==> flow/design.v <==
`timescale 1ns / 1ps
module score(
	 score,
	 grid, ai, opponent, clk
    );
output [8:0] score;
input [83:0] grid;
input [6:0] ai;
input [6:0] opponent;
input clk;
reg [8:0] score_r;
assign score = score_r;
wire clk;
wire [2:0] aithrees;
wire aifour;
reg aivert;
wire aihoriz;
reg [3:0] aihoriz_r;
assign aihoriz = |aihoriz_r;
wire aidiagup;
reg [3:0] aidiagup_r;
assign aidiagup = |aidiagup_r;
wire aidiagdown;
reg [3:0] aidiagdown_r;
assign aidiagdown = |aidiagdown_r;
assign aifour = aivert | aihoriz | aidiagup | aidiagdown;
reg aivert3;
reg [2:0] aihoriz3_r;
reg [2:0] aidiagup3_r;
reg [2:0] aidiagdown3_r;
assign aithrees = aihoriz3_r[2] + aihoriz3_r[1] + aihoriz3_r[0] + aidiagup3_r[2] + aidiagup3_r[1] + aidiagup3_r[0] + aidiagdown3_r[2] + aidiagdown3_r[1] + aidiagdown3_r[0] + aivert3;
wire [2:0] opponentthrees;
wire opponentfour;
reg opponentvert;
wire opponenthoriz;
reg [3:0] opponenthoriz_r;
assign opponenthoriz = |opponenthoriz_r;
wire opponentdiagup;
reg [3:0] opponentdiagup_r;
assign opponentdiagup = |opponentdiagup_r;
wire opponentdiagdown;
reg [3:0] opponentdiagdown_r;
assign opponentdiagdown = |opponentdiagdown_r;
assign opponentfour = opponentvert | opponenthoriz | opponentdiagup | opponentdiagdown;
reg opponentvert3;
reg [2:0] opponenthoriz3_r;
reg [2:0] opponentdiagup3_r;
reg [2:0] opponentdiagdown3_r;
assign opponentthrees = opponenthoriz3_r[2] + opponenthoriz3_r[1] + opponenthoriz3_r[0] + opponentdiagup3_r[2] + opponentdiagup3_r[1] + opponentdiagup3_r[0] + opponentdiagdown3_r[2] + opponentdiagdown3_r[1] + opponentdiagdown3_r[0] + opponentvert3;
always @ (*)
  begin
    if(ai > 41)
	 begin
	   aivert = grid[ai + 1  - 1] & grid[ai + 1  - 15] & grid[ai + 1  - 29] & grid[ai + 1  - 43];
	 end
	 else
	 begin
	   aivert = 0;
	 end
	 if(ai == 83 || ai == 69 || ai == 55 || ai == 41 || ai == 27 || ai == 13)
	 begin
	   aihoriz_r[0] = grid[ai + 1  - 1] & grid[ai + 1  - 3] & grid[ai + 1  - 5] & grid[ai + 1  - 7];
	   aihoriz_r[3:1] = 0;
	 end
	 else if(ai == 81 || ai == 67 || ai == 53 || ai == 39 || ai == 25 || ai == 11)
	 begin
		aihoriz_r[0] = grid[ai + 1  - 1] & grid[ai + 1  - 3] & grid[ai + 1  - 5] & grid[ai + 1  - 7];
	   aihoriz_r[1] = grid[ai + 1  - 1] & grid[ai + 1  - 3] & grid[ai + 1  - 5] & grid[ai + 1  + 1];
      aihoriz_r[3:2] = 0;
    end
	 else if(ai == 79 || ai == 65 || ai == 51 || ai == 37 || ai == 23 || ai == 9)
	 begin
		aihoriz_r[0] = grid[ai + 1  - 1] & grid[ai + 1  - 3] & grid[ai + 1  - 5] & grid[ai + 1  - 7];
	   aihoriz_r[1] = grid[ai + 1  - 1] & grid[ai + 1  - 3] & grid[ai + 1  - 5] & grid[ai + 1  + 1];
      aihoriz_r[2] = grid[ai + 1  - 1] & grid[ai + 1  - 3] & grid[ai + 1  + 3] & grid[ai + 1  + 1];
		aihoriz_r[3] = 0;
    end
	 else if(ai == 77 || ai == 63 || ai == 49 || ai == 35 || ai == 21 || ai == 7)
	 begin
		aihoriz_r[0] = grid[ai + 1  - 1] & grid[ai + 1  - 3] & grid[ai + 1  - 5] & grid[ai + 1  - 7];
	   aihoriz_r[1] = grid[ai + 1  - 1] & grid[ai + 1  - 3] & grid[ai + 1  - 5] & grid[ai + 1  + 1];
      aihoriz_r[2] = grid[ai + 1  - 1] & grid[ai + 1  - 3] & grid[ai + 1  + 3] & grid[ai + 1  + 1];
		aihoriz_r[3] = grid[ai + 1  - 1] & grid[ai + 1  + 5] & grid[ai + 1  + 3] & grid[ai + 1  + 1];
    end
	 else if(ai == 75 || ai == 61 || ai == 47 || ai == 33 || ai == 19 || ai == 5)
    begin
		aihoriz_r[0] = 0;
	   aihoriz_r[1] = grid[ai + 1  - 1] & grid[ai + 1  - 3] & grid[ai + 1  - 5] & grid[ai + 1  + 1];
      aihoriz_r[2] = grid[ai + 1  - 1] & grid[ai + 1  - 3] & grid[ai + 1  + 3] & grid[ai + 1  + 1];
		aihoriz_r[3] = grid[ai + 1  - 1] & grid[ai + 1  + 5] & grid[ai + 1  + 3] & grid[ai + 1  + 1];
    end
	 else if(ai == 73 || ai == 59 || ai == 45 || ai == 31 || ai == 17 || ai == 3)
	 begin
		aihoriz_r[1:0] = 0;     
	   aihoriz_r[2] = grid[ai + 1  - 1] & grid[ai + 1  - 3] & grid[ai + 1  + 3] & grid[ai + 1  + 1];
		aihoriz_r[3] = grid[ai + 1  - 1] & grid[ai + 1  + 5] & grid[ai + 1  + 3] & grid[ai + 1  + 1];
    end
	 else if(ai == 71 || ai == 57 || ai == 43 || ai == 29 || ai == 15 || ai == 1)
	 begin  
		aihoriz_r[2:0] = 0;
		aihoriz_r[3] = grid[ai + 1  - 1] & grid[ai + 1  + 5] & grid[ai + 1  + 3] & grid[ai + 1  + 1];
    end
	 else
	 begin
	   aihoriz_r = 0;
	 end
	 if(ai == 77 || ai == 75|| ai == 73 || ai == 71 || ai == 57 || ai == 43)
	 begin
	   aidiagup_r[0] = grid[ai + 1  - 1] & grid[ai + 1  - 13] & grid[ai + 1  - 25] & grid[ai + 1  - 37];
	   aidiagup_r[3:1] = 0;
	 end
	 else if(ai == 63 || ai == 61 || ai == 59 || ai == 45)
	 begin
	   aidiagup_r[0] = grid[ai + 1  - 1] & grid[ai + 1  - 13] & grid[ai + 1  - 25] & grid[ai + 1  - 37];
	   aidiagup_r[1] = grid[ai + 1  - 1] & grid[ai + 1  - 13] & grid[ai + 1  - 25] & grid[ai + 1  + 11];
      aidiagup_r[3:2] = 0;
    end
	 else if(ai == 49 || ai == 47)
	 begin
	   aidiagup_r[0] = grid[ai + 1  - 1] & grid[ai + 1  - 13] & grid[ai + 1  - 25] & grid[ai + 1  - 37];
	   aidiagup_r[1] = grid[ai + 1  - 1] & grid[ai + 1  - 13] & grid[ai + 1  - 25] & grid[ai + 1  + 11];
      aidiagup_r[2] = grid[ai + 1  - 1] & grid[ai + 1  - 13] & grid[ai + 1  + 23] & grid[ai + 1  + 11];
      aidiagup_r[3] = 0;
	 end
	 else if(ai == 13 || ai == 11 || ai == 9 || ai == 7 || ai == 27 || ai == 41)
	 begin
		aidiagup_r[0] = 0;
	   aidiagup_r[1] = 0;
      aidiagup_r[2] = 0;
      aidiagup_r[3] = grid[ai + 1  - 1] & grid[ai + 1  + 35] & grid[ai + 1  + 23] & grid[ai + 1  + 11];
	 end
	 else if(ai == 25 || ai == 23 || ai == 21 || ai == 39)
	 begin
	   aidiagup_r[0] = 0;
	   aidiagup_r[1] = 0;
      aidiagup_r[2] = grid[ai + 1  - 1] & grid[ai + 1  - 13] & grid[ai + 1  + 23] & grid[ai + 1  + 11];
      aidiagup_r[3] = grid[ai + 1  - 1] & grid[ai + 1  + 35] & grid[ai + 1  + 23] & grid[ai + 1  + 11];
	 end
	 else if(ai == 37 || ai == 35)
	 begin
	   aidiagup_r[0] = 0;
	   aidiagup_r[1] = grid[ai + 1  - 1] & grid[ai + 1  - 13] & grid[ai + 1  - 25] & grid[ai + 1  + 11];
      aidiagup_r[2] = grid[ai + 1  - 1] & grid[ai + 1  - 13] & grid[ai + 1  + 23] & grid[ai + 1  + 11];
      aidiagup_r[3] = grid[ai + 1  - 1] & grid[ai + 1  + 35] & grid[ai + 1  + 23] & grid[ai + 1  + 11];
	 end
	 else if(ai == 51 || ai == 33)
	 begin
	   aidiagup_r[0] = 0;
	   aidiagup_r[1] = grid[ai + 1  - 1] & grid[ai + 1  - 13] & grid[ai + 1  - 25] & grid[ai + 1  + 11];
      aidiagup_r[2] = grid[ai + 1  - 1] & grid[ai + 1  - 13] & grid[ai + 1  + 23] & grid[ai + 1  + 11];
      aidiagup_r[3] = 0;
	 end
	 else if(ai == 19 || ai == 53)
	 begin
	   aidiagup_r[0] = 0;
	   aidiagup_r[1] = 0;
      aidiagup_r[2] = grid[ai + 1  - 1] & grid[ai + 1  - 13] & grid[ai + 1  + 23] & grid[ai + 1  + 11];
      aidiagup_r[3] = 0;
	 end
	 else if(ai == 65 || ai == 31)
	 begin
	   aidiagup_r[0] = 0;
	   aidiagup_r[1] = grid[ai + 1  - 1] & grid[ai + 1  - 13] & grid[ai + 1  - 25] & grid[ai + 1  + 11];
      aidiagup_r[2] = 0;
      aidiagup_r[3] = 0;    
	 end
	 else
	 begin
	   aidiagup_r = 0;
	 end
	 if(ai == 7 || ai == 5 || ai == 3 || ai == 1 || ai == 15 || ai == 29)
	 begin
	   aidiagdown_r[0] = grid[ai + 1  - 1] & grid[ai + 1  + 15] & grid[ai + 1  + 31] & grid[ai + 1  + 47];
	   aidiagdown_r[3:1] = 0;
	 end
	 else if(ai == 21 || ai == 19 || ai == 17 || ai == 31)
	 begin
      aidiagdown_r[0] = grid[ai + 1  - 1] & grid[ai + 1  + 15] & grid[ai + 1  + 31] & grid[ai + 1  + 47];
	   aidiagdown_r[1] = grid[ai + 1  - 1] & grid[ai + 1  + 15] & grid[ai + 1  + 31] & grid[ai + 1  - 17];
      aidiagdown_r[3:2] = 0;
    end
	 else if(ai == 35 || ai == 33)
	 begin
	   aidiagdown_r[0] = grid[ai + 1  - 1] & grid[ai + 1  + 15] & grid[ai + 1  + 31] & grid[ai + 1  + 47];
	   aidiagdown_r[1] = grid[ai + 1  - 1] & grid[ai + 1  + 15] & grid[ai + 1  + 31] & grid[ai + 1  - 17];
      aidiagdown_r[2] = grid[ai + 1  - 1] & grid[ai + 1  + 15] & grid[ai + 1  - 33] & grid[ai + 1  - 17];
	   aidiagdown_r[3] = 0;
	 end
	 else if(ai == 83 || ai == 81 || ai == 79 || ai == 77 || ai == 69 || ai == 55)
	 begin
		aidiagdown_r[0] = 0;
	   aidiagdown_r[1] = 0;
      aidiagdown_r[2] = 0;
      aidiagdown_r[3] = grid[ai + 1  - 1] & grid[ai + 1  - 49] & grid[ai + 1  - 33] & grid[ai + 1  - 17];
    end
	 else if(ai == 67 || ai == 65 || ai == 63 || ai == 53)
	 begin
	   aidiagdown_r[0] = 0;
	   aidiagdown_r[1] = 0;
      aidiagdown_r[2] = grid[ai + 1  - 1] & grid[ai + 1  + 15] & grid[ai + 1  - 33] & grid[ai + 1  - 17];
	   aidiagdown_r[3] = grid[ai + 1  - 1] & grid[ai + 1  - 49] & grid[ai + 1  - 33] & grid[ai + 1  - 17];
	 end
	 else if(ai == 51 || ai == 49)
	 begin
	   aidiagdown_r[0] = 0;
      aidiagdown_r[1] = grid[ai + 1  - 1] & grid[ai + 1  + 15] & grid[ai + 1  + 31] & grid[ai + 1  - 17];
      aidiagdown_r[2] = grid[ai + 1  - 1] & grid[ai + 1  + 15] & grid[ai + 1  - 33] & grid[ai + 1  - 17];
      aidiagdown_r[3] = grid[ai + 1  - 1] & grid[ai + 1  - 49] & grid[ai + 1  - 33] & grid[ai + 1  - 17];
	 end
	 else if(ai == 37 || ai == 47)
	 begin
	   aidiagdown_r[0] = 0;
      aidiagdown_r[1] = grid[ai + 1  - 1] & grid[ai + 1  + 15] & grid[ai + 1  + 31] & grid[ai + 1  - 17];
      aidiagdown_r[2] = grid[ai + 1  - 1] & grid[ai + 1  + 15] & grid[ai + 1  - 33] & grid[ai + 1  - 17];
      aidiagdown_r[3] = 0;
	 end
	 else if(ai == 61 || ai == 39)
	 begin
	   aidiagdown_r[0] = 0;
	   aidiagdown_r[1] = 0;
      aidiagdown_r[2] = grid[ai + 1  - 1] & grid[ai + 1  + 15] & grid[ai + 1  - 33] & grid[ai + 1  - 17];
      aidiagdown_r[3] = 0;
	 end
	 else if(ai == 23 || ai == 45)
	 begin
	   aidiagdown_r[0] = 0;
      aidiagdown_r[1] = grid[ai + 1  - 1] & grid[ai + 1  + 15] & grid[ai + 1  + 31] & grid[ai + 1  - 17];
      aidiagdown_r[2] = 0;
      aidiagdown_r[3] = 0;    
	 end
	 else
	 begin
	   aidiagdown_r = 0;
	 end
    if(ai > 27)
	 begin
	   aivert3 = grid[ai + 1  - 1] & grid[ai + 1  - 15] & grid[ai + 1  - 29];
	 end
	 else
	 begin
	   aivert3 = 0;
	 end
	 if(ai == 83 || ai == 69 || ai == 55 || ai == 41 || ai == 27 || ai == 13)
	 begin
	   aihoriz3_r[0] = grid[ai + 1  - 1] & grid[ai + 1  - 3] & grid[ai + 1  - 5];
	   aihoriz3_r[2:1] = 0;
	 end
	 else if(ai == 81 || ai == 67 || ai == 53 || ai == 39 || ai == 25 || ai == 11)
	 begin
		aihoriz3_r[0] = grid[ai + 1  - 1] & grid[ai + 1  - 3] & grid[ai + 1  - 5];
	   aihoriz3_r[1] = grid[ai + 1  - 1] & grid[ai + 1  - 3] & grid[ai + 1  + 1];
      aihoriz3_r[2] = 0;
    end
	 else if(ai == 79 || ai == 65 || ai == 51 || ai == 37 || ai == 23 || ai == 9 || ai == 77 || ai == 63 || ai == 49 || ai == 35 || ai == 21 || ai == 7 || ai == 75 || ai == 61 || ai == 47 || ai == 33 || ai == 19 || ai == 5)
	 begin
		aihoriz3_r[0] = grid[ai + 1  - 1] & grid[ai + 1  - 3] & grid[ai + 1  - 5];
	   aihoriz3_r[1] = grid[ai + 1  - 1] & grid[ai + 1  - 3] & grid[ai + 1  + 1];
      aihoriz3_r[2] = grid[ai + 1  - 1] & grid[ai + 1  + 3] & grid[ai + 1  + 1];
    end
	 else if(ai == 73 || ai == 59 || ai == 45 || ai == 31 || ai == 17 || ai == 3)
	 begin
		aihoriz3_r[0] = 0;     
	   aihoriz3_r[1] = grid[ai + 1  - 1] & grid[ai + 1  - 3] & grid[ai + 1  + 1];
      aihoriz3_r[2] = grid[ai + 1  - 1] & grid[ai + 1  + 3] & grid[ai + 1  + 1];
    end
	 else if(ai == 71 || ai == 57 || ai == 43 || ai == 29 || ai == 15 || ai == 1)
	 begin  
		aihoriz3_r[1:0] = 0;
		aihoriz3_r[2] = grid[ai + 1  - 1] & grid[ai + 1  + 3] & grid[ai + 1  + 1];
    end
	 else
	 begin
	   aihoriz3_r = 0;
	 end
	 if(ai == 79 || ai == 77 || ai == 75|| ai == 73 || ai == 71 || ai == 57 || ai == 43 || ai == 29)
	 begin
	   aidiagup3_r[0] = grid[ai + 1  - 1] & grid[ai + 1  - 13] & grid[ai + 1  - 25];
	   aidiagup3_r[2:1] = 0;
	 end
	 else if(ai == 65 || ai == 63 || ai == 61 || ai == 59 || ai == 45 || ai == 31)
	 begin
	   aidiagup3_r[0] = grid[ai + 1  - 1] & grid[ai + 1  - 13] & grid[ai + 1  - 25];
	   aidiagup3_r[1] = grid[ai + 1  - 1] & grid[ai + 1  - 13] & grid[ai + 1  + 11];
      aidiagup3_r[2] = 0;
    end
	 else if(ai == 51 || ai == 49 || ai == 47 || ai == 37 || ai == 35 || ai == 33)
	 begin
	   aidiagup3_r[0] = grid[ai + 1  - 1] & grid[ai + 1  - 13] & grid[ai + 1  - 25];
	   aidiagup3_r[1] = grid[ai + 1  - 1] & grid[ai + 1  - 13] & grid[ai + 1  + 11];
      aidiagup3_r[2] = grid[ai + 1  - 1] & grid[ai + 1  + 23] & grid[ai + 1  + 11];
	 end
	 else if(ai == 13 || ai == 11 || ai == 9 || ai == 7 || ai == 5 || ai == 27 || ai == 41 || ai == 55)
	 begin
		aidiagup3_r[0] = 0;
	   aidiagup3_r[1] = 0;
      aidiagup3_r[2] = grid[ai + 1  - 1] & grid[ai + 1  + 23] & grid[ai + 1  + 11];
	 end
	 else if(ai == 25 || ai == 23 || ai == 21 || ai == 19 || ai == 39 ||ai == 53)
	 begin
	   aidiagup3_r[0] = 0;
	   aidiagup3_r[1] = grid[ai + 1  - 1] & grid[ai + 1  - 13] & grid[ai + 1  + 11];
      aidiagup3_r[2] = grid[ai + 1  - 1] & grid[ai + 1  + 23] & grid[ai + 1  + 11];
	 end
	 else if(ai == 17 || ai == 67)
	 begin
	   aidiagup3_r[0] = 0;
	   aidiagup3_r[1] = grid[ai + 1  - 1] & grid[ai + 1  - 13] & grid[ai + 1  + 11];
      aidiagup3_r[2] = 0;
	 end
	 else
	 begin
	   aidiagup3_r = 0;
	 end
	 if(ai == 9 || ai == 7 || ai == 5|| ai == 3 || ai == 1 || ai == 15 || ai == 29 || ai == 43)
	 begin
	 	aidiagdown3_r[0] = grid[ai + 1  - 1] & grid[ai + 1  + 15] & grid[ai + 1  + 31];
	   aidiagdown3_r[2:1] = 0;
	 end
	 else if(ai == 23 || ai == 21 || ai == 19 || ai == 17 || ai == 31 || ai == 45)
	 begin
	 	aidiagdown3_r[0] = grid[ai + 1  - 1] & grid[ai + 1  + 15] & grid[ai + 1  + 31];
	   aidiagdown3_r[1] = grid[ai + 1  - 1] & grid[ai + 1  + 15] & grid[ai + 1  - 17];
      aidiagdown3_r[2] = 0;
    end
	 else if(ai == 51 || ai == 49 || ai == 47 || ai == 37 || ai == 35 || ai == 33)
	 begin
	 	aidiagdown3_r[0] = grid[ai + 1  - 1] & grid[ai + 1  + 15] & grid[ai + 1  + 31];
	   aidiagdown3_r[1] = grid[ai + 1  - 1] & grid[ai + 1  + 15] & grid[ai + 1  - 17];
      aidiagdown3_r[2] = grid[ai + 1  - 1] & grid[ai + 1  - 33] & grid[ai + 1  - 17];
	 end
	 else if(ai == 83 || ai == 81 || ai == 79 || ai == 77 || ai == 75 || ai == 69 || ai == 55 || ai == 41)
	 begin
		aidiagdown3_r[0] = 0;
	   aidiagdown3_r[1] = 0;
      aidiagdown3_r[2] = grid[ai + 1  - 1] & grid[ai + 1  - 33] & grid[ai + 1  - 17];
	 end
	 else if(ai == 67 || ai == 65 || ai == 63 || ai == 61 || ai == 53 ||ai == 39)
	 begin
	   aidiagdown3_r[0] = 0;
	   aidiagdown3_r[1] = grid[ai + 1  - 1] & grid[ai + 1  + 15] & grid[ai + 1  - 17];
      aidiagdown3_r[2] = grid[ai + 1  - 1] & grid[ai + 1  - 33] & grid[ai + 1  - 17];
	 end
	 else if(ai == 59 || ai == 25)
	 begin
	   aidiagdown3_r[0] = 0;
	   aidiagdown3_r[1] = grid[ai + 1  - 1] & grid[ai + 1  + 15] & grid[ai + 1  - 17];
      aidiagdown3_r[2] = 0;
	 end
	 else
	 begin
	   aidiagdown3_r = 0;
	 end
    if(opponent + 1 > 41)
	 begin
	   opponentvert = grid[opponent + 1 - 1] & grid[opponent + 1 - 15] & grid[opponent + 1 - 29] & grid[opponent + 1 - 43];
	 end
	 else
	 begin
	   opponentvert = 0;
	 end
	 if(opponent + 1 == 83 || opponent + 1 == 69 || opponent + 1 == 55 || opponent + 1 == 41 || opponent + 1 == 27 || opponent + 1 == 13)
	 begin
	   opponenthoriz_r[0] = grid[opponent + 1 - 1] & grid[opponent + 1 - 3] & grid[opponent + 1 - 5] & grid[opponent + 1 - 7];
	   opponenthoriz_r[3:1] = 0;
	 end
	 else if(opponent + 1 == 81 || opponent + 1 == 67 || opponent + 1 == 53 || opponent + 1 == 39 || opponent + 1 == 25 || opponent + 1 == 11)
	 begin
		opponenthoriz_r[0] = grid[opponent + 1 - 1] & grid[opponent + 1 - 3] & grid[opponent + 1 - 5] & grid[opponent + 1 - 7];
	   opponenthoriz_r[1] = grid[opponent + 1 - 1] & grid[opponent + 1 - 3] & grid[opponent + 1 - 5] & grid[opponent + 1 + 1];
      opponenthoriz_r[3:2] = 0;
    end
	 else if(opponent + 1 == 79 || opponent + 1 == 65 || opponent + 1 == 51 || opponent + 1 == 37 || opponent + 1 == 23 || opponent + 1 == 9)
	 begin
		opponenthoriz_r[0] = grid[opponent + 1 - 1] & grid[opponent + 1 - 3] & grid[opponent + 1 - 5] & grid[opponent + 1 - 7];
	   opponenthoriz_r[1] = grid[opponent + 1 - 1] & grid[opponent + 1 - 3] & grid[opponent + 1 - 5] & grid[opponent + 1 + 1];
      opponenthoriz_r[2] = grid[opponent + 1 - 1] & grid[opponent + 1 - 3] & grid[opponent + 1 + 3] & grid[opponent + 1 + 1];
		opponenthoriz_r[3] = 0;
    end
	 else if(opponent + 1 == 77 || opponent + 1 == 63 || opponent + 1 == 49 || opponent + 1 == 35 || opponent + 1 == 21 || opponent + 1 == 7)
	 begin
		opponenthoriz_r[0] = grid[opponent + 1 - 1] & grid[opponent + 1 - 3] & grid[opponent + 1 - 5] & grid[opponent + 1 - 7];
	   opponenthoriz_r[1] = grid[opponent + 1 - 1] & grid[opponent + 1 - 3] & grid[opponent + 1 - 5] & grid[opponent + 1 + 1];
      opponenthoriz_r[2] = grid[opponent + 1 - 1] & grid[opponent + 1 - 3] & grid[opponent + 1 + 3] & grid[opponent + 1 + 1];
		opponenthoriz_r[3] = grid[opponent + 1 - 1] & grid[opponent + 1 + 5] & grid[opponent + 1 + 3] & grid[opponent + 1 + 1];
    end
	 else if(opponent + 1 == 75 || opponent + 1 == 61 || opponent + 1 == 47 || opponent + 1 == 33 || opponent + 1 == 19 || opponent + 1 == 5)
    begin
		opponenthoriz_r[0] = 0;
	   opponenthoriz_r[1] = grid[opponent + 1 - 1] & grid[opponent + 1 - 3] & grid[opponent + 1 - 5] & grid[opponent + 1 + 1];
      opponenthoriz_r[2] = grid[opponent + 1 - 1] & grid[opponent + 1 - 3] & grid[opponent + 1 + 3] & grid[opponent + 1 + 1];
		opponenthoriz_r[3] = grid[opponent + 1 - 1] & grid[opponent + 1 + 5] & grid[opponent + 1 + 3] & grid[opponent + 1 + 1];
    end
	 else if(opponent + 1 == 73 || opponent + 1 == 59 || opponent + 1 == 45 || opponent + 1 == 31 || opponent + 1 == 17 || opponent + 1 == 3)
	 begin
		opponenthoriz_r[1:0] = 0;     
	   opponenthoriz_r[2] = grid[opponent + 1 - 1] & grid[opponent + 1 - 3] & grid[opponent + 1 + 3] & grid[opponent + 1 + 1];
		opponenthoriz_r[3] = grid[opponent + 1 - 1] & grid[opponent + 1 + 5] & grid[opponent + 1 + 3] & grid[opponent + 1 + 1];
    end
	 else if(opponent + 1 == 71 || opponent + 1 == 57 || opponent + 1 == 43 || opponent + 1 == 29 || opponent + 1 == 15 || opponent + 1 == 1)
	 begin  
		opponenthoriz_r[2:0] = 0;
		opponenthoriz_r[3] = grid[opponent + 1 - 1] & grid[opponent + 1 + 5] & grid[opponent + 1 + 3] & grid[opponent + 1 + 1];
    end
	 else
	 begin
	   opponenthoriz_r = 0;
	 end
	 if(opponent + 1 == 77 || opponent + 1 == 75|| opponent + 1 == 73 || opponent + 1 == 71 || opponent + 1 == 57 || opponent + 1 == 43)
	 begin
	   opponentdiagup_r[0] = grid[opponent + 1 - 1] & grid[opponent + 1 - 13] & grid[opponent + 1 - 25] & grid[opponent + 1 - 37];
	   opponentdiagup_r[3:1] = 0;
	 end
	 else if(opponent + 1 == 63 || opponent + 1 == 61 || opponent + 1 == 59 || opponent + 1 == 45)
	 begin
	   opponentdiagup_r[0] = grid[opponent + 1 - 1] & grid[opponent + 1 - 13] & grid[opponent + 1 - 25] & grid[opponent + 1 - 37];
	   opponentdiagup_r[1] = grid[opponent + 1 - 1] & grid[opponent + 1 - 13] & grid[opponent + 1 - 25] & grid[opponent + 1 + 11];
      opponentdiagup_r[3:2] = 0;
    end
	 else if(opponent + 1 == 49 || opponent + 1 == 47)
	 begin
	   opponentdiagup_r[0] = grid[opponent + 1 - 1] & grid[opponent + 1 - 13] & grid[opponent + 1 - 25] & grid[opponent + 1 - 37];
	   opponentdiagup_r[1] = grid[opponent + 1 - 1] & grid[opponent + 1 - 13] & grid[opponent + 1 - 25] & grid[opponent + 1 + 11];
      opponentdiagup_r[2] = grid[opponent + 1 - 1] & grid[opponent + 1 - 13] & grid[opponent + 1 + 23] & grid[opponent + 1 + 11];
      opponentdiagup_r[3] = 0;
	 end
	 else if(opponent + 1 == 13 || opponent + 1 == 11 || opponent + 1 == 9 || opponent + 1 == 7 || opponent + 1 == 27 || opponent + 1 == 41)
	 begin
		opponentdiagup_r[0] = 0;
	   opponentdiagup_r[1] = 0;
      opponentdiagup_r[2] = 0;
      opponentdiagup_r[3] = grid[opponent + 1 - 1] & grid[opponent + 1 + 35] & grid[opponent + 1 + 23] & grid[opponent + 1 + 11];
	 end
	 else if(opponent + 1 == 25 || opponent + 1 == 23 || opponent + 1 == 21 || opponent + 1 == 39)
	 begin
	   opponentdiagup_r[0] = 0;
	   opponentdiagup_r[1] = 0;
      opponentdiagup_r[2] = grid[opponent + 1 - 1] & grid[opponent + 1 - 13] & grid[opponent + 1 + 23] & grid[opponent + 1 + 11];
      opponentdiagup_r[3] = grid[opponent + 1 - 1] & grid[opponent + 1 + 35] & grid[opponent + 1 + 23] & grid[opponent + 1 + 11];
	 end
	 else if(opponent + 1 == 37 || opponent + 1 == 35)
	 begin
	   opponentdiagup_r[0] = 0;
	   opponentdiagup_r[1] = grid[opponent + 1 - 1] & grid[opponent + 1 - 13] & grid[opponent + 1 - 25] & grid[opponent + 1 + 11];
      opponentdiagup_r[2] = grid[opponent + 1 - 1] & grid[opponent + 1 - 13] & grid[opponent + 1 + 23] & grid[opponent + 1 + 11];
      opponentdiagup_r[3] = grid[opponent + 1 - 1] & grid[opponent + 1 + 35] & grid[opponent + 1 + 23] & grid[opponent + 1 + 11];
	 end
	 else if(opponent + 1 == 51 || opponent + 1 == 33)
	 begin
	   opponentdiagup_r[0] = 0;
	   opponentdiagup_r[1] = grid[opponent + 1 - 1] & grid[opponent + 1 - 13] & grid[opponent + 1 - 25] & grid[opponent + 1 + 11];
      opponentdiagup_r[2] = grid[opponent + 1 - 1] & grid[opponent + 1 - 13] & grid[opponent + 1 + 23] & grid[opponent + 1 + 11];
      opponentdiagup_r[3] = 0;
	 end
	 else if(opponent + 1 == 19 || opponent + 1 == 53)
	 begin
	   opponentdiagup_r[0] = 0;
	   opponentdiagup_r[1] = 0;
      opponentdiagup_r[2] = grid[opponent + 1 - 1] & grid[opponent + 1 - 13] & grid[opponent + 1 + 23] & grid[opponent + 1 + 11];
      opponentdiagup_r[3] = 0;
	 end
	 else if(opponent + 1 == 65 || opponent + 1 == 31)
	 begin
	   opponentdiagup_r[0] = 0;
	   opponentdiagup_r[1] = grid[opponent + 1 - 1] & grid[opponent + 1 - 13] & grid[opponent + 1 - 25] & grid[opponent + 1 + 11];
      opponentdiagup_r[2] = 0;
      opponentdiagup_r[3] = 0;    
	 end
	 else
	 begin
	   opponentdiagup_r = 0;
	 end
	 if(opponent + 1 == 7 || opponent + 1 == 5 || opponent + 1 == 3 || opponent + 1 == 1 || opponent + 1 == 15 || opponent + 1 == 29)
	 begin
	   opponentdiagdown_r[0] = grid[opponent + 1 - 1] & grid[opponent + 1 + 15] & grid[opponent + 1 + 31] & grid[opponent + 1 + 47];
	   opponentdiagdown_r[3:1] = 0;
	 end
	 else if(opponent + 1 == 21 || opponent + 1 == 19 || opponent + 1 == 17 || opponent + 1 == 31)
	 begin
      opponentdiagdown_r[0] = grid[opponent + 1 - 1] & grid[opponent + 1 + 15] & grid[opponent + 1 + 31] & grid[opponent + 1 + 47];
	   opponentdiagdown_r[1] = grid[opponent + 1 - 1] & grid[opponent + 1 + 15] & grid[opponent + 1 + 31] & grid[opponent + 1 - 17];
      opponentdiagdown_r[3:2] = 0;
    end
	 else if(opponent + 1 == 35 || opponent + 1 == 33)
	 begin
	   opponentdiagdown_r[0] = grid[opponent + 1 - 1] & grid[opponent + 1 + 15] & grid[opponent + 1 + 31] & grid[opponent + 1 + 47];
	   opponentdiagdown_r[1] = grid[opponent + 1 - 1] & grid[opponent + 1 + 15] & grid[opponent + 1 + 31] & grid[opponent + 1 - 17];
      opponentdiagdown_r[2] = grid[opponent + 1 - 1] & grid[opponent + 1 + 15] & grid[opponent + 1 - 33] & grid[opponent + 1 - 17];
	   opponentdiagdown_r[3] = 0;
	 end
	 else if(opponent + 1 == 83 || opponent + 1 == 81 || opponent + 1 == 79 || opponent + 1 == 77 || opponent + 1 == 69 || opponent + 1 == 55)
	 begin
		opponentdiagdown_r[0] = 0;
	   opponentdiagdown_r[1] = 0;
      opponentdiagdown_r[2] = 0;
      opponentdiagdown_r[3] = grid[opponent + 1 - 1] & grid[opponent + 1 - 49] & grid[opponent + 1 - 33] & grid[opponent + 1 - 17];
    end
	 else if(opponent + 1 == 67 || opponent + 1 == 65 || opponent + 1 == 63 || opponent + 1 == 53)
	 begin
	   opponentdiagdown_r[0] = 0;
	   opponentdiagdown_r[1] = 0;
      opponentdiagdown_r[2] = grid[opponent + 1 - 1] & grid[opponent + 1 + 15] & grid[opponent + 1 - 33] & grid[opponent + 1 - 17];
	   opponentdiagdown_r[3] = grid[opponent + 1 - 1] & grid[opponent + 1 - 49] & grid[opponent + 1 - 33] & grid[opponent + 1 - 17];
	 end
	 else if(opponent + 1 == 51 || opponent + 1 == 49)
	 begin
	   opponentdiagdown_r[0] = 0;
      opponentdiagdown_r[1] = grid[opponent + 1 - 1] & grid[opponent + 1 + 15] & grid[opponent + 1 + 31] & grid[opponent + 1 - 17];
      opponentdiagdown_r[2] = grid[opponent + 1 - 1] & grid[opponent + 1 + 15] & grid[opponent + 1 - 33] & grid[opponent + 1 - 17];
      opponentdiagdown_r[3] = grid[opponent + 1 - 1] & grid[opponent + 1 - 49] & grid[opponent + 1 - 33] & grid[opponent + 1 - 17];
	 end
	 else if(opponent + 1 == 37 || opponent + 1 == 47)
	 begin
	   opponentdiagdown_r[0] = 0;
      opponentdiagdown_r[1] = grid[opponent + 1 - 1] & grid[opponent + 1 + 15] & grid[opponent + 1 + 31] & grid[opponent + 1 - 17];
      opponentdiagdown_r[2] = grid[opponent + 1 - 1] & grid[opponent + 1 + 15] & grid[opponent + 1 - 33] & grid[opponent + 1 - 17];
      opponentdiagdown_r[3] = 0;
	 end
	 else if(opponent + 1 == 61 || opponent + 1 == 39)
	 begin
	   opponentdiagdown_r[0] = 0;
	   opponentdiagdown_r[1] = 0;
      opponentdiagdown_r[2] = grid[opponent + 1 - 1] & grid[opponent + 1 + 15] & grid[opponent + 1 - 33] & grid[opponent + 1 - 17];
      opponentdiagdown_r[3] = 0;
	 end
	 else if(opponent + 1 == 23 || opponent + 1 == 45)
	 begin
	   opponentdiagdown_r[0] = 0;
      opponentdiagdown_r[1] = grid[opponent + 1 - 1] & grid[opponent + 1 + 15] & grid[opponent + 1 + 31] & grid[opponent + 1 - 17];
      opponentdiagdown_r[2] = 0;
      opponentdiagdown_r[3] = 0;    
	 end
	 else
	 begin
	   opponentdiagdown_r = 0;
	 end
    if(opponent + 1 > 27)
	 begin
	   opponentvert3 = grid[opponent + 1 - 1] & grid[opponent + 1 - 15] & grid[opponent + 1 - 29];
	 end
	 else
	 begin
	   opponentvert3 = 0;
	 end
	 if(opponent + 1 == 83 || opponent + 1 == 69 || opponent + 1 == 55 || opponent + 1 == 41 || opponent + 1 == 27 || opponent + 1 == 13)
	 begin
	   opponenthoriz3_r[0] = grid[opponent + 1 - 1] & grid[opponent + 1 - 3] & grid[opponent + 1 - 5];
	   opponenthoriz3_r[2:1] = 0;
	 end
	 else if(opponent + 1 == 81 || opponent + 1 == 67 || opponent + 1 == 53 || opponent + 1 == 39 || opponent + 1 == 25 || opponent + 1 == 11)
	 begin
		opponenthoriz3_r[0] = grid[opponent + 1 - 1] & grid[opponent + 1 - 3] & grid[opponent + 1 - 5];
	   opponenthoriz3_r[1] = grid[opponent + 1 - 1] & grid[opponent + 1 - 3] & grid[opponent + 1 + 1];
      opponenthoriz3_r[2] = 0;
    end
	 else if(opponent + 1 == 79 || opponent + 1 == 65 || opponent + 1 == 51 || opponent + 1 == 37 || opponent + 1 == 23 || opponent + 1 == 9 || opponent + 1 == 77 || opponent + 1 == 63 || opponent + 1 == 49 || opponent + 1 == 35 || opponent + 1 == 21 || opponent + 1 == 7 || opponent + 1 == 75 || opponent + 1 == 61 || opponent + 1 == 47 || opponent + 1 == 33 || opponent + 1 == 19 || opponent + 1 == 5)
	 begin
		opponenthoriz3_r[0] = grid[opponent + 1 - 1] & grid[opponent + 1 - 3] & grid[opponent + 1 - 5];
	   opponenthoriz3_r[1] = grid[opponent + 1 - 1] & grid[opponent + 1 - 3] & grid[opponent + 1 + 1];
      opponenthoriz3_r[2] = grid[opponent + 1 - 1] & grid[opponent + 1 + 3] & grid[opponent + 1 + 1];
    end
	 else if(opponent + 1 == 73 || opponent + 1 == 59 || opponent + 1 == 45 || opponent + 1 == 31 || opponent + 1 == 17 || opponent + 1 == 3)
	 begin
		opponenthoriz3_r[0] = 0;     
	   opponenthoriz3_r[1] = grid[opponent + 1 - 1] & grid[opponent + 1 - 3] & grid[opponent + 1 + 1];
      opponenthoriz3_r[2] = grid[opponent + 1 - 1] & grid[opponent + 1 + 3] & grid[opponent + 1 + 1];
    end
	 else if(opponent + 1 == 71 || opponent + 1 == 57 || opponent + 1 == 43 || opponent + 1 == 29 || opponent + 1 == 15 || opponent + 1 == 1)
	 begin  
		opponenthoriz3_r[1:0] = 0;
		opponenthoriz3_r[2] = grid[opponent + 1 - 1] & grid[opponent + 1 + 3] & grid[opponent + 1 + 1];
    end
	 else
	 begin
	   opponenthoriz3_r = 0;
	 end
	 if(opponent + 1 == 79 || opponent + 1 == 77 || opponent + 1 == 75|| opponent + 1 == 73 || opponent + 1 == 71 || opponent + 1 == 57 || opponent + 1 == 43 || opponent + 1 == 29)
	 begin
	   opponentdiagup3_r[0] = grid[opponent + 1 - 1] & grid[opponent + 1 - 13] & grid[opponent + 1 - 25];
	   opponentdiagup3_r[2:1] = 0;
	 end
	 else if(opponent + 1 == 65 || opponent + 1 == 63 || opponent + 1 == 61 || opponent + 1 == 59 || opponent + 1 == 45 || opponent + 1 == 31)
	 begin
	   opponentdiagup3_r[0] = grid[opponent + 1 - 1] & grid[opponent + 1 - 13] & grid[opponent + 1 - 25];
	   opponentdiagup3_r[1] = grid[opponent + 1 - 1] & grid[opponent + 1 - 13] & grid[opponent + 1 + 11];
      opponentdiagup3_r[2] = 0;
    end
	 else if(opponent + 1 == 51 || opponent + 1 == 49 || opponent + 1 == 47 || opponent + 1 == 37 || opponent + 1 == 35 || opponent + 1 == 33)
	 begin
	   opponentdiagup3_r[0] = grid[opponent + 1 - 1] & grid[opponent + 1 - 13] & grid[opponent + 1 - 25];
	   opponentdiagup3_r[1] = grid[opponent + 1 - 1] & grid[opponent + 1 - 13] & grid[opponent + 1 + 11];
      opponentdiagup3_r[2] = grid[opponent + 1 - 1] & grid[opponent + 1 + 23] & grid[opponent + 1 + 11];
	 end
	 else if(opponent + 1 == 13 || opponent + 1 == 11 || opponent + 1 == 9 || opponent + 1 == 7 || opponent + 1 == 5 || opponent + 1 == 27 || opponent + 1 == 41 || opponent + 1 == 55)
	 begin
		opponentdiagup3_r[0] = 0;
	   opponentdiagup3_r[1] = 0;
      opponentdiagup3_r[2] = grid[opponent + 1 - 1] & grid[opponent + 1 + 23] & grid[opponent + 1 + 11];
	 end
	 else if(opponent + 1 == 25 || opponent + 1 == 23 || opponent + 1 == 21 || opponent + 1 == 19 || opponent + 1 == 39 ||opponent + 1 == 53)
	 begin
	   opponentdiagup3_r[0] = 0;
	   opponentdiagup3_r[1] = grid[opponent + 1 - 1] & grid[opponent + 1 - 13] & grid[opponent + 1 + 11];
      opponentdiagup3_r[2] = grid[opponent + 1 - 1] & grid[opponent + 1 + 23] & grid[opponent + 1 + 11];
	 end
	 else if(opponent + 1 == 17 || opponent + 1 == 67)
	 begin
	   opponentdiagup3_r[0] = 0;
	   opponentdiagup3_r[1] = grid[opponent + 1 - 1] & grid[opponent + 1 - 13] & grid[opponent + 1 + 11];
      opponentdiagup3_r[2] = 0;
	 end
	 else
	 begin
	   opponentdiagup3_r = 0;
	 end
	 if(opponent + 1 == 9 || opponent + 1 == 7 || opponent + 1 == 5|| opponent + 1 == 3 || opponent + 1 == 1 || opponent + 1 == 15 || opponent + 1 == 29 || opponent + 1 == 43)
	 begin
	 	opponentdiagdown3_r[0] = grid[opponent + 1 - 1] & grid[opponent + 1 + 15] & grid[opponent + 1 + 31];
	   opponentdiagdown3_r[2:1] = 0;
	 end
	 else if(opponent + 1 == 23 || opponent + 1 == 21 || opponent + 1 == 19 || opponent + 1 == 17 || opponent + 1 == 31 || opponent + 1 == 45)
	 begin
	 	opponentdiagdown3_r[0] = grid[opponent + 1 - 1] & grid[opponent + 1 + 15] & grid[opponent + 1 + 31];
	   opponentdiagdown3_r[1] = grid[opponent + 1 - 1] & grid[opponent + 1 + 15] & grid[opponent + 1 - 17];
      opponentdiagdown3_r[2] = 0;
    end
	 else if(opponent + 1 == 51 || opponent + 1 == 49 || opponent + 1 == 47 || opponent + 1 == 37 || opponent + 1 == 35 || opponent + 1 == 33)
	 begin
	 	opponentdiagdown3_r[0] = grid[opponent + 1 - 1] & grid[opponent + 1 + 15] & grid[opponent + 1 + 31];
	   opponentdiagdown3_r[1] = grid[opponent + 1 - 1] & grid[opponent + 1 + 15] & grid[opponent + 1 - 17];
      opponentdiagdown3_r[2] = grid[opponent + 1 - 1] & grid[opponent + 1 - 33] & grid[opponent + 1 - 17];
	 end
	 else if(opponent + 1 == 83 || opponent + 1 == 81 || opponent + 1 == 79 || opponent + 1 == 77 || opponent + 1 == 75 || opponent + 1 == 69 || opponent + 1 == 55 || opponent + 1 == 41)
	 begin
		opponentdiagdown3_r[0] = 0;
	   opponentdiagdown3_r[1] = 0;
      opponentdiagdown3_r[2] = grid[opponent + 1 - 1] & grid[opponent + 1 - 33] & grid[opponent + 1 - 17];
	 end
	 else if(opponent + 1 == 67 || opponent + 1 == 65 || opponent + 1 == 63 || opponent + 1 == 61 || opponent + 1 == 53 ||opponent + 1 == 39)
	 begin
	   opponentdiagdown3_r[0] = 0;
	   opponentdiagdown3_r[1] = grid[opponent + 1 - 1] & grid[opponent + 1 + 15] & grid[opponent + 1 - 17];
      opponentdiagdown3_r[2] = grid[opponent + 1 - 1] & grid[opponent + 1 - 33] & grid[opponent + 1 - 17];
	 end
	 else if(opponent + 1 == 59 || opponent + 1 == 25)
	 begin
	   opponentdiagdown3_r[0] = 0;
	   opponentdiagdown3_r[1] = grid[opponent + 1 - 1] & grid[opponent + 1 + 15] & grid[opponent + 1 - 17];
      opponentdiagdown3_r[2] = 0;
	 end
	 else
	 begin
	   opponentdiagdown3_r = 0;
	 end
	 if(aifour)
	 begin
	   score_r = 9'b111111111;
	 end
	 else if(opponentfour)
	 begin
	   score_r = 0;
	 end
	 else
	 begin
	   if (ai % 14 > 7)
		begin
		  score_r = (200 + 10 * aithrees - 10 * opponentthrees + 14 - (ai % 14))% 512;
		end
		else
	   begin
		  score_r = (200 + 10 * aithrees - 10 * opponentthrees + ai % 14) % 512;
		end   
	 end
  end
endmodule
`timescale 1ns / 1ps
module minimax(
   opt, move,
   grid, column_counts, player, sw, clk
);
input [83:0] grid;
input [20:0] column_counts;
input player;
input sw;
input clk;
output [6:0] opt;
output move;
reg [83:0] grid_copy;
reg [83:0] grid_copy_2;
reg aimoved;
reg opponentmoved;
reg [6:0] ai;
reg [6:0] opponent;
reg [2:0] index;
reg move_r;
assign move = move_r;
reg initial_score;
reg [6:0] count;  
reg [2:0] column;
reg [6:0] opt_r;
assign opt = opt_r;
wire [8:0] optscore;
reg [8:0] optscore_r;
assign optscore = optscore_r;
wire [8:0] score;
wire [8:0] curscore;
reg [8:0] curscore_r;
assign curscore = curscore_r;
score score_(
   .score (score),
   .grid (grid_copy_2), .ai (ai), .opponent (opponent), .clk (clk)
    );
always @(posedge clk)
begin
  if (player == 0 || !sw)
  begin
    count = 0;
    move_r = 0;
    optscore_r = 0;
    opt_r = 1;
	 curscore_r = 0;
  end
  else if (count == 105)
  begin
    if(curscore >= optscore && aimoved)
    begin
      opt_r = ai;
      optscore_r = curscore_r;
    end
    move_r = 1;
    count = (count + 1) % 128;
  end
  else if (count > 105)
  begin
    move_r = 0;
  end
  else if (count % 15 == 0)
  begin
    if(count == 0)
    begin
      optscore_r = 0;
    end
    else if(curscore >= optscore && aimoved)
    begin
      opt_r = ai;
      optscore_r = curscore_r;
    end
	 initial_score = 1;
    if(column_counts[(count / 15)*3 + 2-:3] < 6)
    begin
	   column = (count / 15) % 8;
      grid_copy = grid;
      grid_copy[13 - (count / 15)*2 + column_counts[(count / 15)*3 + 2-:3] * 14-:2] = 2'b10;
      aimoved = 1;
      ai = (13 - (count / 15)*2 + column_counts[(count / 15)*3 + 2-:3] * 14) % 128;
    end
    else
    begin
      grid_copy = grid;
      aimoved = 0;
      ai = 1;
		column = 0;
    end
    count = (count + 1) % 128;
  end
  else if ((count % 15) % 2 == 1)
  begin
    if(aimoved)
	   begin
      if(column_counts[(((count % 15) - 1)/2)* 3 +2-:3] < 6 && (((count % 15) - 1)/2) != column)
      begin
        grid_copy_2 = grid_copy;
        grid_copy_2[14 - (count % 15) + column_counts[(((count % 15) - 1)/2)* 3 + 2-:3] * 14-:2] = 2'b01;
        opponentmoved = 1;
        opponent = (13 - (count % 15) + column_counts[(((count % 15) - 1)/2)* 3 + 2-:3] * 14)% 128;
      end
	   else if (ai < 70 && (((count % 15) - 1)/2) == column)
	   begin
	     grid_copy_2 = grid_copy;
        grid_copy_2[ai + 14-:2] = 2'b01;
        opponentmoved = 1;
        opponent = (ai + 13)% 128;
	   end
      else
      begin
        grid_copy_2 = grid_copy;
        opponentmoved = 0;
        opponent = 0;
      end
	 end
	 else
	 begin
	   grid_copy_2 = grid_copy;
      opponentmoved = 0;
      opponent = 0;
	 end
    count = (count + 1) % 128;
  end
  else
  begin
    if ((score < curscore || initial_score) && aimoved && opponentmoved)
    begin
      curscore_r = score;
		initial_score = 0;
    end
    count = (count + 1) % 128;
  end
end
endmodule
---- Step by step through the tools: minimax ----
Tool output for the design above, in the order of the flow.
Lines are those of the file above, counted from 1.
Cell names lack the library's common part.
The mark n/a stands for no value.
inputs
  design top .............................. minimax
  clock ................................... clk
  cell library ............................ sky130hd
  timing corner ........................... tt_025C_1v80

---- Word level ----
Counts by Yosys on the flattened word-level netlist (proc, flatten, opt, wreduce; memories kept). Register bits leave out memories and registers merged into their read ports (data or address). Print and check cells are left out. Cells with the same type and inputs are merged into one.
storage and ports
  word-level cells ........................ 895
  flip-flop bits (word level) ............. 221
operators by class
  eq/ne operators ......................... 90
  add/sub/neg operators ................... 94
  div/mod/pow operators ................... 3
  multipliers ............................. 6
  $lt $le $gt $ge ......................... 11
  bitwise operators ....................... 99
  muxes and demuxes ....................... 236
  reductions and logical operators ........ 291
  shifts and indexed selects .............. 52
operators by type and width
  operator                                                           count
  84-bit by 32-bit indexed select with 1-bit output                  44
  32-bit by 6-bit == test with 1-bit output with constant B          16
  2-bit by 33-bit variable shift with 84-bit output with constant A  4
  84-bit two-way mux                                                 4
  32-bit by 7-bit == test with 1-bit output with constant B          10
  1-bit logical OR                                                   268
  32-bit by 5-bit == test with 1-bit output with constant B          8
  32-bit by 6-bit subtractor with 32-bit output with constant B      8
  7-bit by 4-bit modulo with 32-bit output with constant B           2
  84-bit AND                                                         3
  84-bit OR                                                          3
  84-bit inverter                                                    3
  1-bit two-way mux                                                  197
  32-bit by 1-bit adder with 32-bit output with constant B           6
  32-bit by 2-bit subtractor with 32-bit output with constant B      6
  32-bit by 5-bit subtractor with 32-bit output with constant B      6
  1-bit by 33-bit variable shift with 84-bit output with constant A  2
  32-bit by 2-bit adder with 32-bit output with constant B           4
  32-bit by 3-bit subtractor with 32-bit output with constant B      4
  32-bit by 4-bit adder with 32-bit output with constant B           4
  32-bit by 4-bit subtractor with 32-bit output with constant B      4
  32-bit by 4-bit == test with 1-bit output with constant B          4
  32-bit by 5-bit adder with 32-bit output with constant B           4
  32-bit by 6-bit adder with 32-bit output with constant B           4
  7-bit by 4-bit divider with 32-bit output with constant B          1
  7-bit by 6-bit == test with 1-bit output with constant B           16
  32-bit negation with 33-bit output                                 3
  32-bit by 1-bit subtractor with 32-bit output with constant B      3
Other operator kinds: 63; their cells: 241.

---- Depth ----
Depth = most cells in a row (Yosys ltp): at word level without a register or memory, in the mapped netlist without a sequential cell, where the memories' decode and read muxes count.
logic depth
  word-level depth ........................ 44
  ABC_AREA ................................ 1
  gate-level depth with buffers ........... 80
  gate-level depth less buffers ........... 78

---- Synthesis result ----
The flow's flattened synthesis, as Yosys stat reports it; memories are mapped. The netlist is that of the ABC_AREA named above (0 if unset); the other value can give another one.
The area totals of this step are shown rounded.
cells by type
  type      count  area in all (um^2)
  edfxtp_1  187    5.62E+03
  nand2_1   1181   4.43E+03
  o21ai_0   516    2.58E+03
  inv_1     592    2.22E+03
  nor2_1    558    2.09E+03
  ha_1      140    1751.68
  nand3_1   254    1.27E+03
  a21oi_1   237    1.19E+03
  xor2_1    89     779.498
  dfxtp_1   32     640.614
  fa_1      24     480.461
  clkbuf_1  113    424.157
  o211ai_1  53     397.882
  nor3_1    67     335.322
  nand4_1   52     325.312
  or2_2     41     256.496
  o21ai_1   48     240.23
  xnor2_1   23     201.443
Other cell types: 55; their cells: 412.
mapped netlist
  buffer cells ............................ 172
  flip-flop cells ......................... 219
  area of sequential cells ................ 6260 um^2
  mapped area ............................. 28200 um^2
  cells in the netlist .................... 4619

---- Worst setup path after synthesis ----
OpenSTA on the mapped netlist: ideal clock, no wires. The path of least setup slack (recovery checks aside). Input and output delay are each 20% of the period. Register names are those of the netlist, which keeps one name where synthesis merged equal registers.
path after synthesis
  path type ............................... reg-to-reg
  start point ............................. reg ai[1]
  end point ............................... reg (name not given)
  launch time at the first pin ............ 0.000 ns
  buffers on the path ..................... 6
  stages .................................. 61
  data required time ...................... 10.881 ns
  clock period ............................ 11.0 ns
  arrival ................................. 11.166 ns
  path slack .............................. -0.285 ns
  setup time .............................. 0.119 ns
  path delay .............................. 11.285 ns
  synthesis period reached ................ 11.285 ns
"path delay" is the arrival time less input delay plus setup time.
"stages" counts driving pins, that of a launching flip-flop among them; a cell with two outputs on the path counts twice.
"synthesis period reached" is the clock period less the worst setup slack; recovery checks do not enter. This is arithmetic on one report: input and output delays are still those of the set period (20% each).
between the ends, after synthesis
  cell sequence ........................... edfxtp_1 -> buf_2 -> inv_2 -> clkbuf_1 -> clkbuf_1 -> ha_1 -> clkbuf_1 -> inv_1 -> clkbuf_1 -> ha_1 -> inv_1 -> a21oi_1 -> xor2_1 -> o21ai_0 -> o21bai_1 -> nand3_1 -> a31oi_1 -> inv_1 -> (+25 left out) -> and2_1 -> nor2_1 -> o21a_1 -> nor2_1 -> inv_1 -> or2_2 -> nand3_1 -> o211ai_1 -> nand2_1 -> ha_1 -> a21oi_1 -> o221a_2 -> nand2_1 -> nand2_1 -> nand3_1 -> buf_2 -> o21ai_1 -> a21oi_1
  elaborated cells on any way between the ends .. 396
RTL lines, path after synthesis
  item           line  source
  from (decl)    691   reg [6:0] ai;
  from (assign)  754   ai = (13 - (count / 15)*2 + column_counts[(count / 15)*3 + 2-:3] * 14) % 128;
  from (assign)  760   ai = 1;
  to (assign)    720
  to (assign)    802
  to (decl)      706
No chain of elaborated cells between the ends is given.

---- Timing after layout ----
Path of least setup slack in the final report of record 1 (OpenROAD, finished layout, wires in). Where an end is a register, its clock arrival counts in the times.
path after layout
  path type ............................... reg-to-reg
  start point ............................. reg ai[1]
  end point ............................... reg (name not given)
  arrival ................................. 13.49 ns
  stages .................................. 64
  launch time at the first pin ............ 0.52 ns
  setup time .............................. 0.10 ns
  path slack .............................. 4.23 ns
  clock period ............................ 17.3 ns
  buffers on the path ..................... 4
  data required time ...................... 17.71 ns
between the ends, after layout
  cell sequence ........................... edfxtp_1 -> buf_4 -> inv_2 -> buf_4 -> ha_1 -> buf_4 -> inv_1 -> nand2_1 -> nand2_1 -> buf_4 -> inv_2 -> nand2_1 -> nand2_1 -> nand2_1 -> o21ai_0 -> nand2_1 -> o21ai_0 -> o21bai_1 -> (+28 left out) -> and2_1 -> nor2_1 -> o21a_1 -> nor2_1 -> inv_1 -> or2_2 -> nand3_1 -> o211ai_1 -> nand2_1 -> ha_1 -> nand4_1 -> o221a_2 -> nand2_1 -> nand2_1 -> nand3_1 -> clkinv_1 -> o21ai_0 -> nor2_1
  elaborated cells on any way between the ends .. 396
RTL lines, path after layout
  item           line  source
  from (decl)    691   reg [6:0] ai;
  from (assign)  754   ai = (13 - (count / 15)*2 + column_counts[(count / 15)*3 + 2-:3] * 14) % 128;
  from (assign)  760   ai = 1;
  to (assign)    720
  to (assign)    802
  to (decl)      706
No chain of elaborated cells between the ends is given.

Add stored flow runs of minimax

minimax through Yosys and OpenROAD on sky130hd: 3 stored runs, unordered, with their settings and measured results. The constraints put input and output delay at 20% of the set period each and load the outputs with 0.01 pF.
By "achieved clock period" is meant the clock period of the run minus its worst setup slack. This is arithmetic on one report: input and output delays are still those of the set period (20% each).
"time on the worst setup path" is the time allowed to the run's worst setup path (the clock period less input and output delay, where it has them) less its slack. Clock arrival times count: a late capture clock shortens it, a late launch clock lengthens it.
"total power of the final layout" rests on the timing tool's default activity at the inputs, not on a simulated workload.
Measured values are rounded.

---- record 1 ----
settings
  ABC_AREA = 1
  CAP_MARGIN = 25
  CORE_MARGIN = 8
  CORE_UTILIZATION = 36
  HOLD_SLACK_MARGIN = 0.12
  MAX_ROUTING_LAYER = met4
  MIN_ROUTING_LAYER = met1
  PLACE_DENSITY_LB_ADDON = 0.08
  SETUP_SLACK_MARGIN = 1.41
  period_ns = 17.3
  SLEW_MARGIN = 20
results
  area of the synthesized netlist ......... 28200 um^2
  total die area .......................... 87700 um^2
  area of the standard cells in the finished layout .. 31200 um^2
  utilization after routing ............... 0.401
  setup slack of the worst path ........... 4.23 ns
  total negative setup slack .............. 0.000 ns
  worst hold slack in the final report .... 0.466 ns
  total power of the final layout ......... 0.00356 W
  achieved clock period ................... 13.072 ns
  time on the worst setup path ............ 13.07 ns
  worst setup path type ................... reg-to-reg

---- record 2 ----
settings
  CORE_MARGIN = 4
  CORE_UTILIZATION = 65
  CTS_CLUSTER_DIAMETER = 393
  GPL_TIMING_DRIVEN = 1
  PLACE_DENSITY_LB_ADDON = 0.21
  TNS_END_PERCENT = 90
  period_ns = 6.48
  CAP_MARGIN = 20
  SLEW_MARGIN = 20
results
  no final report: clock tree synthesis broke off with DPL-0033

---- record 3 ----
settings
  ABC_AREA = 0
  CAP_MARGIN = 30
  CELL_PAD_IN_SITES_DETAIL_PLACEMENT = 1
  CELL_PAD_IN_SITES_GLOBAL_PLACEMENT = 1
  CORE_ASPECT_RATIO = 0.72
  CORE_MARGIN = 7
  CORE_UTILIZATION = 25
  CTS_CLUSTER_DIAMETER = 205
  GPL_ROUTABILITY_DRIVEN = 0
  GPL_TIMING_DRIVEN = 1
  HOLD_SLACK_MARGIN = -0.05
  MIN_ROUTING_LAYER = met2
  PLACE_DENSITY_LB_ADDON = 0.14
  SETUP_SLACK_MARGIN = 0.55
  SLEW_MARGIN = 10
  period_ns = 16.9
results
  area of the synthesized netlist ......... 29500 um^2
  total die area .......................... 128000 um^2
  area of the standard cells in the finished layout .. 33300 um^2
  utilization after routing ............... 0.286
  setup slack of the worst path ........... 1.33 ns
  total negative setup slack .............. 0.000 ns
  worst hold slack in the final report .... 0.489 ns
  total power of the final layout ......... 0.00319 W
  achieved clock period ................... 15.566 ns
  time on the worst setup path ............ 15.57 ns
  worst setup path type ................... reg-to-reg
